==> flow/design.v <==
module SatTruncFP
  #(
    parameter	NB_XI  	= 20,
    parameter	NBF_XI	= 12,
    parameter	NB_XO	= 8,
    parameter	NBF_XO	= 6
    )
   (
    input [(NB_XI)-1:0]  i_data,
    output [(NB_XO)-1:0] o_data
    );
   localparam	NBI_XI	=	NB_XI	-	NBF_XI;
   localparam	NBI_XO	=	NB_XO	-	NBF_XO;
   wire [NB_XO-1:0] 	 aux_Sat;
   wire [NBF_XO-1:0] 	 aux_trunc;
   wire 		 condicion;
   wire [NB_XO-1:0] 	 resultado1;
   wire [NB_XO-1:0] 	 resultado2;
	generate
	   if (NBF_XI >= NBF_XO)
	     begin
		assign	aux_trunc = i_data[(NBF_XI-1):(NBF_XI - NBF_XO)];
	     end
	   else
	     begin
		assign	aux_trunc = {i_data[NBF_XI-1:0],{(NBF_XO - NBF_XI){1'b0}}};
	     end
	   if (NBI_XI > NBI_XO)
	     begin
		assign	condicion		=	(i_data[(NB_XI-2)-:(NBI_XI-NBI_XO)] == {(NBI_XI-NBI_XO){i_data[NB_XI-1]}});
		assign	resultado1		=	{i_data[(NB_XI-1)],{(NB_XO-1){~i_data[(NB_XI-1)]}}};
		assign	resultado2		=	{i_data[(NB_XI-1)],i_data[NBF_XI +:NBI_XO-1],aux_trunc};
		assign	aux_Sat			=	condicion	?	resultado2	:	resultado1;
	     end
	   else
	     begin
		if (NBI_XO == NBI_XI)
                  assign  aux_Sat = {i_data[(NB_XI-1)-:NBI_XI],aux_trunc};
		else
		  assign  aux_Sat	= {{(NBI_XO - NBI_XI){i_data[NB_XI-1]}},i_data[(NB_XI-1)-:NBI_XI],aux_trunc};
	     end
	endgenerate
   assign	o_data=aux_Sat;
endmodule
module filtro_fir
  #(
    parameter WW_INPUT  = 8,
    parameter WW_OUTPUT = 8
    ) 
   (
    input 			  clk,
    input 			  i_en,
    input 			  i_srst,
    input signed [ WW_INPUT-1:0]  i_data,
    output signed [WW_OUTPUT-1:0] o_data
    );
  localparam WW_COEFF = 8;
   reg  signed [WW_INPUT           -1:0] register [14:1];
   wire signed [         WW_COEFF  -1:0] coeff    [14:0];
   wire signed [WW_INPUT+WW_COEFF  -1:0] prod     [14:0];
   wire signed [WW_INPUT+WW_COEFF+1-1:0] sum      [8:1]; 
   wire signed [WW_INPUT+WW_COEFF+2-1:0] sum1     [4:1]; 
   wire signed [WW_INPUT+WW_COEFF+3-1:0] sum2     [2:1]; 
   wire signed [WW_INPUT+WW_COEFF+4-1:0] sum3; 
   reg signed [WW_INPUT+WW_COEFF   -1:0] prod_d   [14:0];
   reg signed [WW_INPUT+WW_COEFF+4 -1:0] sum3_d;
   reg signed [WW_INPUT+WW_COEFF+1 -1:0] sum_d    [8:1];
    assign coeff[ 0] = 8'hFF;
    assign coeff[ 1] = 8'hFF;
    assign coeff[ 2] = 8'hFF;
    assign coeff[ 3] = 8'h00;
    assign coeff[ 4] = 8'h03;
    assign coeff[ 5] = 8'h08;
    assign coeff[ 6] = 8'h0D;
    assign coeff[ 7] = 8'h10;
    assign coeff[ 8] = 8'h0D;
    assign coeff[ 9] = 8'h08;
    assign coeff[10] = 8'h03;
    assign coeff[11] = 8'h00;
    assign coeff[12] = 8'hFF;
    assign coeff[13] = 8'hFF;
    assign coeff[14] = 8'hFF;
  always @(posedge clk) begin
    if (i_srst == 1'b1) begin
      register[ 1] <= {WW_INPUT{1'b0}};
      register[ 2] <= {WW_INPUT{1'b0}};
      register[ 3] <= {WW_INPUT{1'b0}};
      register[ 4] <= {WW_INPUT{1'b0}};
      register[ 5] <= {WW_INPUT{1'b0}};
      register[ 6] <= {WW_INPUT{1'b0}};
      register[ 7] <= {WW_INPUT{1'b0}};
      register[ 8] <= {WW_INPUT{1'b0}};
      register[ 9] <= {WW_INPUT{1'b0}};
      register[10] <= {WW_INPUT{1'b0}};
      register[11] <= {WW_INPUT{1'b0}};
      register[12] <= {WW_INPUT{1'b0}};
      register[13] <= {WW_INPUT{1'b0}};
      register[14] <= {WW_INPUT{1'b0}};
    end else begin
      if (i_en == 1'b1) begin
        register[ 1] <= i_data;
        register[ 2] <= register[ 1];
        register[ 3] <= register[ 2];
        register[ 4] <= register[ 3];
        register[ 5] <= register[ 4];
        register[ 6] <= register[ 5];
        register[ 7] <= register[ 6];
        register[ 8] <= register[ 7];
        register[ 9] <= register[ 8];
        register[10] <= register[ 9];
        register[11] <= register[10];
        register[12] <= register[11];
        register[13] <= register[12];
	    register[14] <= register[13];
      end
    end
  end
  assign prod[ 0] = coeff[ 0] * i_data;
  assign prod[ 1] = coeff[ 1] * register[ 1];
  assign prod[ 2] = coeff[ 2] * register[ 2];
  assign prod[ 3] = coeff[ 3] * register[ 3];
  assign prod[ 4] = coeff[ 4] * register[ 4];
  assign prod[ 5] = coeff[ 5] * register[ 5];
  assign prod[ 6] = coeff[ 6] * register[ 6];
  assign prod[ 7] = coeff[ 7] * register[ 7];
  assign prod[ 8] = coeff[ 8] * register[ 8];
  assign prod[ 9] = coeff[ 9] * register[ 9];
  assign prod[10] = coeff[10] * register[10];
  assign prod[11] = coeff[11] * register[11];
  assign prod[12] = coeff[12] * register[12];
  assign prod[13] = coeff[13] * register[13];
  assign prod[14] = coeff[14] * register[14];
  always@(posedge clk) begin
    prod_d[ 0] <= prod[ 0];
    prod_d[ 1] <= prod[ 1];
    prod_d[ 2] <= prod[ 2];
    prod_d[ 3] <= prod[ 3];
    prod_d[ 4] <= prod[ 4];
    prod_d[ 5] <= prod[ 5];
    prod_d[ 6] <= prod[ 6];
    prod_d[ 7] <= prod[ 7];
    prod_d[ 8] <= prod[ 8];
    prod_d[ 9] <= prod[ 9];
    prod_d[10] <= prod[10];
    prod_d[11] <= prod[11];
    prod_d[12] <= prod[12];
    prod_d[13] <= prod[13];
    prod_d[14] <= prod[14];
  end
  assign sum[ 1] = prod_d[ 0] + prod_d[ 1]; 
  assign sum[ 2] = prod_d[ 2] + prod_d[ 3];
  assign sum[ 3] = prod_d[ 4] + prod_d[ 5];
  assign sum[ 4] = prod_d[ 6] + prod_d[ 7];
  assign sum[ 5] = prod_d[08] + prod_d[ 9];
  assign sum[ 6] = prod_d[10] + prod_d[11];
  assign sum[ 7] = prod_d[12] + prod_d[13];
  assign sum[ 8] = {prod_d[14][WW_INPUT+WW_COEFF-1],prod_d[14]};
  always@(posedge clk) begin
    sum_d[1] <= sum[1];
    sum_d[2] <= sum[2];
    sum_d[3] <= sum[3];
    sum_d[4] <= sum[4];
    sum_d[5] <= sum[5];
    sum_d[6] <= sum[6];
    sum_d[7] <= sum[7];
    sum_d[8] <= sum[8];
  end
  assign sum1[ 1] = sum_d[ 1] + sum_d[ 2]; 
  assign sum1[ 2] = sum_d[ 3] + sum_d[ 4];
  assign sum1[ 3] = sum_d[ 5] + sum_d[ 6];
  assign sum1[ 4] = sum_d[ 7] + sum_d[ 8];
  assign sum2[ 1] = sum1[ 1] + sum1[ 2]; 
  assign sum2[ 2] = sum1[ 3] + sum1[ 4];
  assign sum3 = sum2[ 1] + sum2[ 2]; 
  always@(posedge clk)
    sum3_d <= sum3;
  SatTruncFP
	inst_SatTruncFP_dataB
	(
	  .i_data(	sum3_d	),
	  .o_data(	o_data	)
	);
endmodule
Reports on filtro_fir
Tool output for the design above, in the order of the flow.
Lines are those of the file above, counted from 1.
Library cell names are shortened.
Not given: n/a
- design top: filtro_fir
- clock port: clk
- standard-cell library: sky130hd
- library corner: tt_025C_1v80

Elaborated design
Source: Yosys, flattened and elaborated. Widths are those after wreduce; folded enables and synchronous resets count as part of the registers. Registers that Yosys merges into a memory's read port (data or address) are not register bits. Print and check cells do not count. Equal cells are merged and count once.
- register bits at 428
- noted bits in latches: 0
- bits in writable memories at 0
- memory bits (read-only): 0
- clocked read ports x word width: 0
- noted memories: 0
- input bits: 11
- output and inout port bits at 8
- elaborated cells: 61
- noted $add $sub $neg: 18
- noted $mul: 4
- divide/modulo/power cells: 0
- $lt $le $gt $ge at 0
- noted eq/ne operators: 1
- shift-type cells at 0
- multiplexer cells: 1
- noted bitwise operators: 1
- noted reductions and logical operators: 0
- operators with widths (kind ; count):
    5-bit by 8-bit multiplier with 13-bit output (first input constant) ; 2
    8-bit negation with 16-bit output ; 6
    3-bit by 8-bit multiplier with 11-bit output (first input constant) ; 2
    18-bit by 18-bit adder with 19-bit output ; 2
    17-bit by 16-bit adder with 18-bit output ; 2
    16-bit by 16-bit adder with 17-bit output ; 2
    19-bit by 19-bit adder with 20-bit output ; 1
    17-bit by 11-bit adder with 18-bit output ; 1
    17-bit by 17-bit adder with 18-bit output ; 1
    13-bit by 11-bit adder with 14-bit output ; 1
    13-bit by 12-bit adder with 14-bit output ; 1
    11-bit by 11-bit adder with 12-bit output ; 1
    7-bit two-way mux ; 1
    6-bit == test ; 1
    1-bit inverter ; 1

Logic depth
Depth = most cells in a row (Yosys ltp): at word level without a register or memory, in the mapped netlist without a sequential cell, where the memories' decode and read muxes count.
- depth in word-level cells at 3
- ABC_AREA: 0
- gate-level depth with buffers: 16
- noted gate-level depth less buffers: 16

Synthesis result
Source: synth_stat.txt of the flow (Yosys; design flattened, memories mapped). It holds for the ABC_AREA given above (unset counts as 0); a run with the other value may have another netlist.
Totals and module areas in this step are rounded.
- cells by type (type ; count ; total area (sq um)):
    dfxtp_1 ; 411 ; 8.23E+03
    fa_1 ; 121 ; 2.42E+03
    ha_1 ; 163 ; 2.04E+03
    inv_1 ; 337 ; 1.26E+03
    mux2i_1 ; 113 ; 1.13E+03
    xnor2_1 ; 86 ; 753.222
    nor2_1 ; 166 ; 623.098
    a21oi_1 ; 102 ; 510.49
    xor2_1 ; 36 ; 315.302
    o21ai_0 ; 39 ; 195.187
    nand2_1 ; 44 ; 165.158
    a21o_1 ; 17 ; 127.622
    clkbuf_1 ; 27 ; 101.347
    nor3_1 ; 19 ; 95.091
    o21bai_1 ; 12 ; 90.086
    nand2b_1 ; 14 ; 87.584
    nor2b_1 ; 13 ; 81.328
    o21a_1 ; 10 ; 75.072
Not listed: further types 34, cells in them 88.
- cells in the netlist at 1818
- cell area after synthesis at 18900 sq um
- sequential part of the area: 8230 sq um
- mapped flip-flops: 411
- noted buffer cells: 38
By module: a second synthesis without flattening, with its own total; a netlist apart from the flattened one above.
- cells (unflattened synthesis): 1916
- area (unflattened synthesis) at 19700 sq um
Each row is one instance without its submodules.
- by module (module ; instances ; cells ; area (sq um) ; seq. area (sq um)):
    filtro_fir ; 1 ; 1894 ; 19500 ; 8350
    SatTruncFP ; 1 ; 22 ; 205 ; 0.0

Timing after synthesis
OpenSTA on the mapped netlist: ideal clock, no wires. The path of least setup slack (recovery checks aside). Input and output delay are each 20% of the period. Register names are those of the netlist, which keeps one name where synthesis merged equal registers.
- path type: reg-to-reg
- start: register sum_d[1][9]
- end: register sum3_d[18]
- clock period: 5.5 ns
- setup time: 0.095 ns
- noted time at the first pin: 0.000 ns
- arrival time at 4.345 ns
- required time: 5.405 ns
- slack at 1.060 ns
- delay of the path: 4.440 ns
- stages on the path at 17
- noted path buffers: 0
- noted synthesis period reached: 4.44 ns
"delay of the path" is the arrival time less input delay plus setup time.
"stages on the path": output pins that drive a net of the path, with the launching flip-flop's if there is one; two outputs of one cell count as two.
"synthesis period reached" = period - worst setup slack (recovery checks aside). The figure is calculated, with input and output delays left at 20% of the set period.
The rows between start and end are the longest chain of elaborated cells between them; the timing report does not say that the signal goes this way. Where chains are equally long, one stands for them.
Each line given opens the expression or statement behind the cell; cells for indexed reads and writes are added by Yosys, which also makes memories of some case tables.
- path through: dfxtp_1 -> inv_1 -> fa_1 -> inv_1 -> fa_1 -> fa_1 -> inv_1 -> fa_1 -> inv_1 -> ha_1 -> a21oi_1 -> o2111ai_1 -> a31oi_1 -> o41ai_2 -> o21ai_1 -> or4b_2 -> o311ai_1
- length of the longest elaborated chain at 3
- elaborated cells between the ends (all ways): 3
- noted source lines of those cells: 3
- classes of those cells: add/sub: 3
- ends and longest elaborated chain, after synthesis (element ; RTL line ; RTL):
    start: declaration ; 67 ; reg signed [WW_INPUT+WW_COEFF+1 -1:0] sum_d    [8:1];
    start: assignment ; 159 ; sum_d[1] <= sum[1];
    17-bit by 16-bit adder with 18-bit output ; 168 ; assign sum1[ 1] = sum_d[ 1] + sum_d[ 2];
    18-bit by 18-bit adder with 19-bit output ; 172 ; assign sum2[ 1] = sum1[ 1] + sum1[ 2];
    19-bit by 19-bit adder with 20-bit output ; 174 ; assign sum3 = sum2[ 1] + sum2[ 2];
    end: assignment ; 176 ; sum3_d <= sum3;
    end: declaration ; 66 ; reg signed [WW_INPUT+WW_COEFF+4 -1:0] sum3_d;

Timing after layout
Path of least setup slack in the final report of flow run 1 (OpenROAD, finished layout, wires in). Where an end is a register, its clock arrival counts in the times.
- path type: reg-to-reg
- start: register sum_d[1][9]
- end: register sum3_d[18]
- clock period: 7.4 ns
- setup time: 0.10 ns
- noted time at the first pin: 0.53 ns
- arrival time at 5.22 ns
- required time: 7.84 ns
- slack at 2.62 ns
- stages on the path at 17
- noted path buffers: 0
The rows between start and end are the longest chain of elaborated cells between them; the timing report does not say that the signal goes this way. Where chains are equally long, one stands for them.
- path through: dfxtp_1 -> inv_1 -> fa_1 -> inv_1 -> fa_1 -> fa_1 -> inv_1 -> fa_1 -> inv_1 -> ha_1 -> a21oi_1 -> o2111ai_1 -> a31oi_1 -> o41ai_2 -> o21ai_1 -> or4b_2 -> o311ai_1
- length of the longest elaborated chain at 3
- elaborated cells between the ends (all ways): 3
- noted source lines of those cells: 3
- classes of those cells: add/sub: 3
- ends and longest elaborated chain, post-layout (element ; RTL line ; RTL):
    start: declaration ; 67 ; reg signed [WW_INPUT+WW_COEFF+1 -1:0] sum_d    [8:1];
    start: assignment ; 159 ; sum_d[1] <= sum[1];
    17-bit by 16-bit adder with 18-bit output ; 168 ; assign sum1[ 1] = sum_d[ 1] + sum_d[ 2];
    18-bit by 18-bit adder with 19-bit output ; 172 ; assign sum2[ 1] = sum1[ 1] + sum1[ 2];
    19-bit by 19-bit adder with 20-bit output ; 174 ; assign sum3 = sum2[ 1] + sum2[ 2];
    end: assignment ; 176 ; sum3_d <= sum3;
    end: declaration ; 66 ; reg signed [WW_INPUT+WW_COEFF+4 -1:0] sum3_d;

Subject: filtro_fir on sky130hd, stored results

Hello all,

Measured results for filtro_fir: 2 stored runs of the Yosys and OpenROAD flow on sky130hd. The settings differ; the order carries no meaning. The constraints put input and output delay at 20% of the set period each and load the outputs with 0.01 pF.
By "achieved clock period" is meant the clock period of the run minus its worst setup slack. This is arithmetic on one report: input and output delays are still those of the set period (20% each).
By "worst setup path time" is meant the share of the clock period that the worst setup path is allowed (20% is reserved at inputs, 20% at outputs), minus its slack. Clock arrival times at its registers enter into it.
"total power after layout" rests on the timing tool's default activity at the inputs, not on a simulated workload.
The results are shown rounded.

Flow run 1

==> flow/run.sh <==
#!/bin/bash
# the make line also repeats the synthesis and layout settings of config.mk as NAME=value (left out here)
make -C /OpenROAD-flow-scripts/flow DESIGN_CONFIG=/design/flow/config.mk WORK_HOME=/design/flow/orfs CLKGATE_MAP_FILE= finish
==> flow/config.mk <==
export PLATFORM = sky130hd
export DESIGN_NAME = filtro_fir
export DESIGN_NICKNAME = filtro_fir
export VERILOG_FILES = /design/flow/design.v
export SDC_FILE = /design/flow/constraint.sdc
export NUM_CORES = 4
export LEC_CHECK = 0
export CAP_MARGIN = 20
export CORE_MARGIN = 2
export CORE_UTILIZATION = 44
export CTS_CLUSTER_SIZE = 36
export GPL_ROUTABILITY_DRIVEN = 0
export MAX_ROUTING_LAYER = met5
export PLACE_DENSITY_LB_ADDON = 0.25
export SETUP_SLACK_MARGIN = 1.29
export SLEW_MARGIN = 40
==> flow/constraint.sdc <==
create_clock -name core_clock -period 7.4 [get_ports {clk}]
set_input_delay 1.4800 -clock core_clock [delete_from_list [all_inputs] [get_ports {clk}]]
set_output_delay 1.4800 -clock core_clock [all_outputs]
set_load 0.01 [all_outputs]

Measured in flow run 1:
- Yosys chip area after synthesis: 18900 sq um
- noted the die outline area: 44700 sq um
- std-cell area (final layout) at 21200 sq um
- noted the utilization in the final report: 49.6%
- noted the worst setup slack after layout: 2.62 ns
- noted the total negative slack on setup checks: 0.000 ns
- noted the post-route worst hold slack: 0.324 ns
- noted the total power after layout: 5.88 mW
- achieved clock period at 4.781 ns
- worst setup path time at 4.78 ns
- class of the worst setup path: reg-to-reg

Flow run 2

==> flow/run.sh <==
#!/bin/bash
# the make line also repeats the synthesis and layout settings of config.mk as NAME=value (left out here)
make -C /OpenROAD-flow-scripts/flow DESIGN_CONFIG=/design/flow/config.mk WORK_HOME=/design/flow/orfs CLKGATE_MAP_FILE= finish
==> flow/config.mk <==
export PLATFORM = sky130hd
export DESIGN_NAME = filtro_fir
export DESIGN_NICKNAME = filtro_fir
export VERILOG_FILES = /design/flow/design.v
export SDC_FILE = /design/flow/constraint.sdc
export NUM_CORES = 4
export LEC_CHECK = 0
export CAP_MARGIN = 20
export CORE_MARGIN = 2
export CORE_UTILIZATION = 40
export SLEW_MARGIN = 20
==> flow/constraint.sdc <==
create_clock -name core_clock -period 5.81 [get_ports {clk}]
set_input_delay 1.1620 -clock core_clock [delete_from_list [all_inputs] [get_ports {clk}]]
set_output_delay 1.1620 -clock core_clock [all_outputs]
set_load 0.01 [all_outputs]

Measured in flow run 2:
- Yosys chip area after synthesis: 18900 sq um
- noted the die outline area: 49100 sq um
- std-cell area (final layout) at 21300 sq um
- noted the utilization in the final report: 45.7%
- noted the worst setup slack after layout: 0.996 ns
- noted the total negative slack on setup checks: 0.000 ns
- noted the post-route worst hold slack: 0.323 ns
- noted the total power after layout: 7.58 mW
- achieved clock period at 4.814 ns
- worst setup path time at 4.81 ns
- class of the worst setup path: reg-to-reg

Thanks
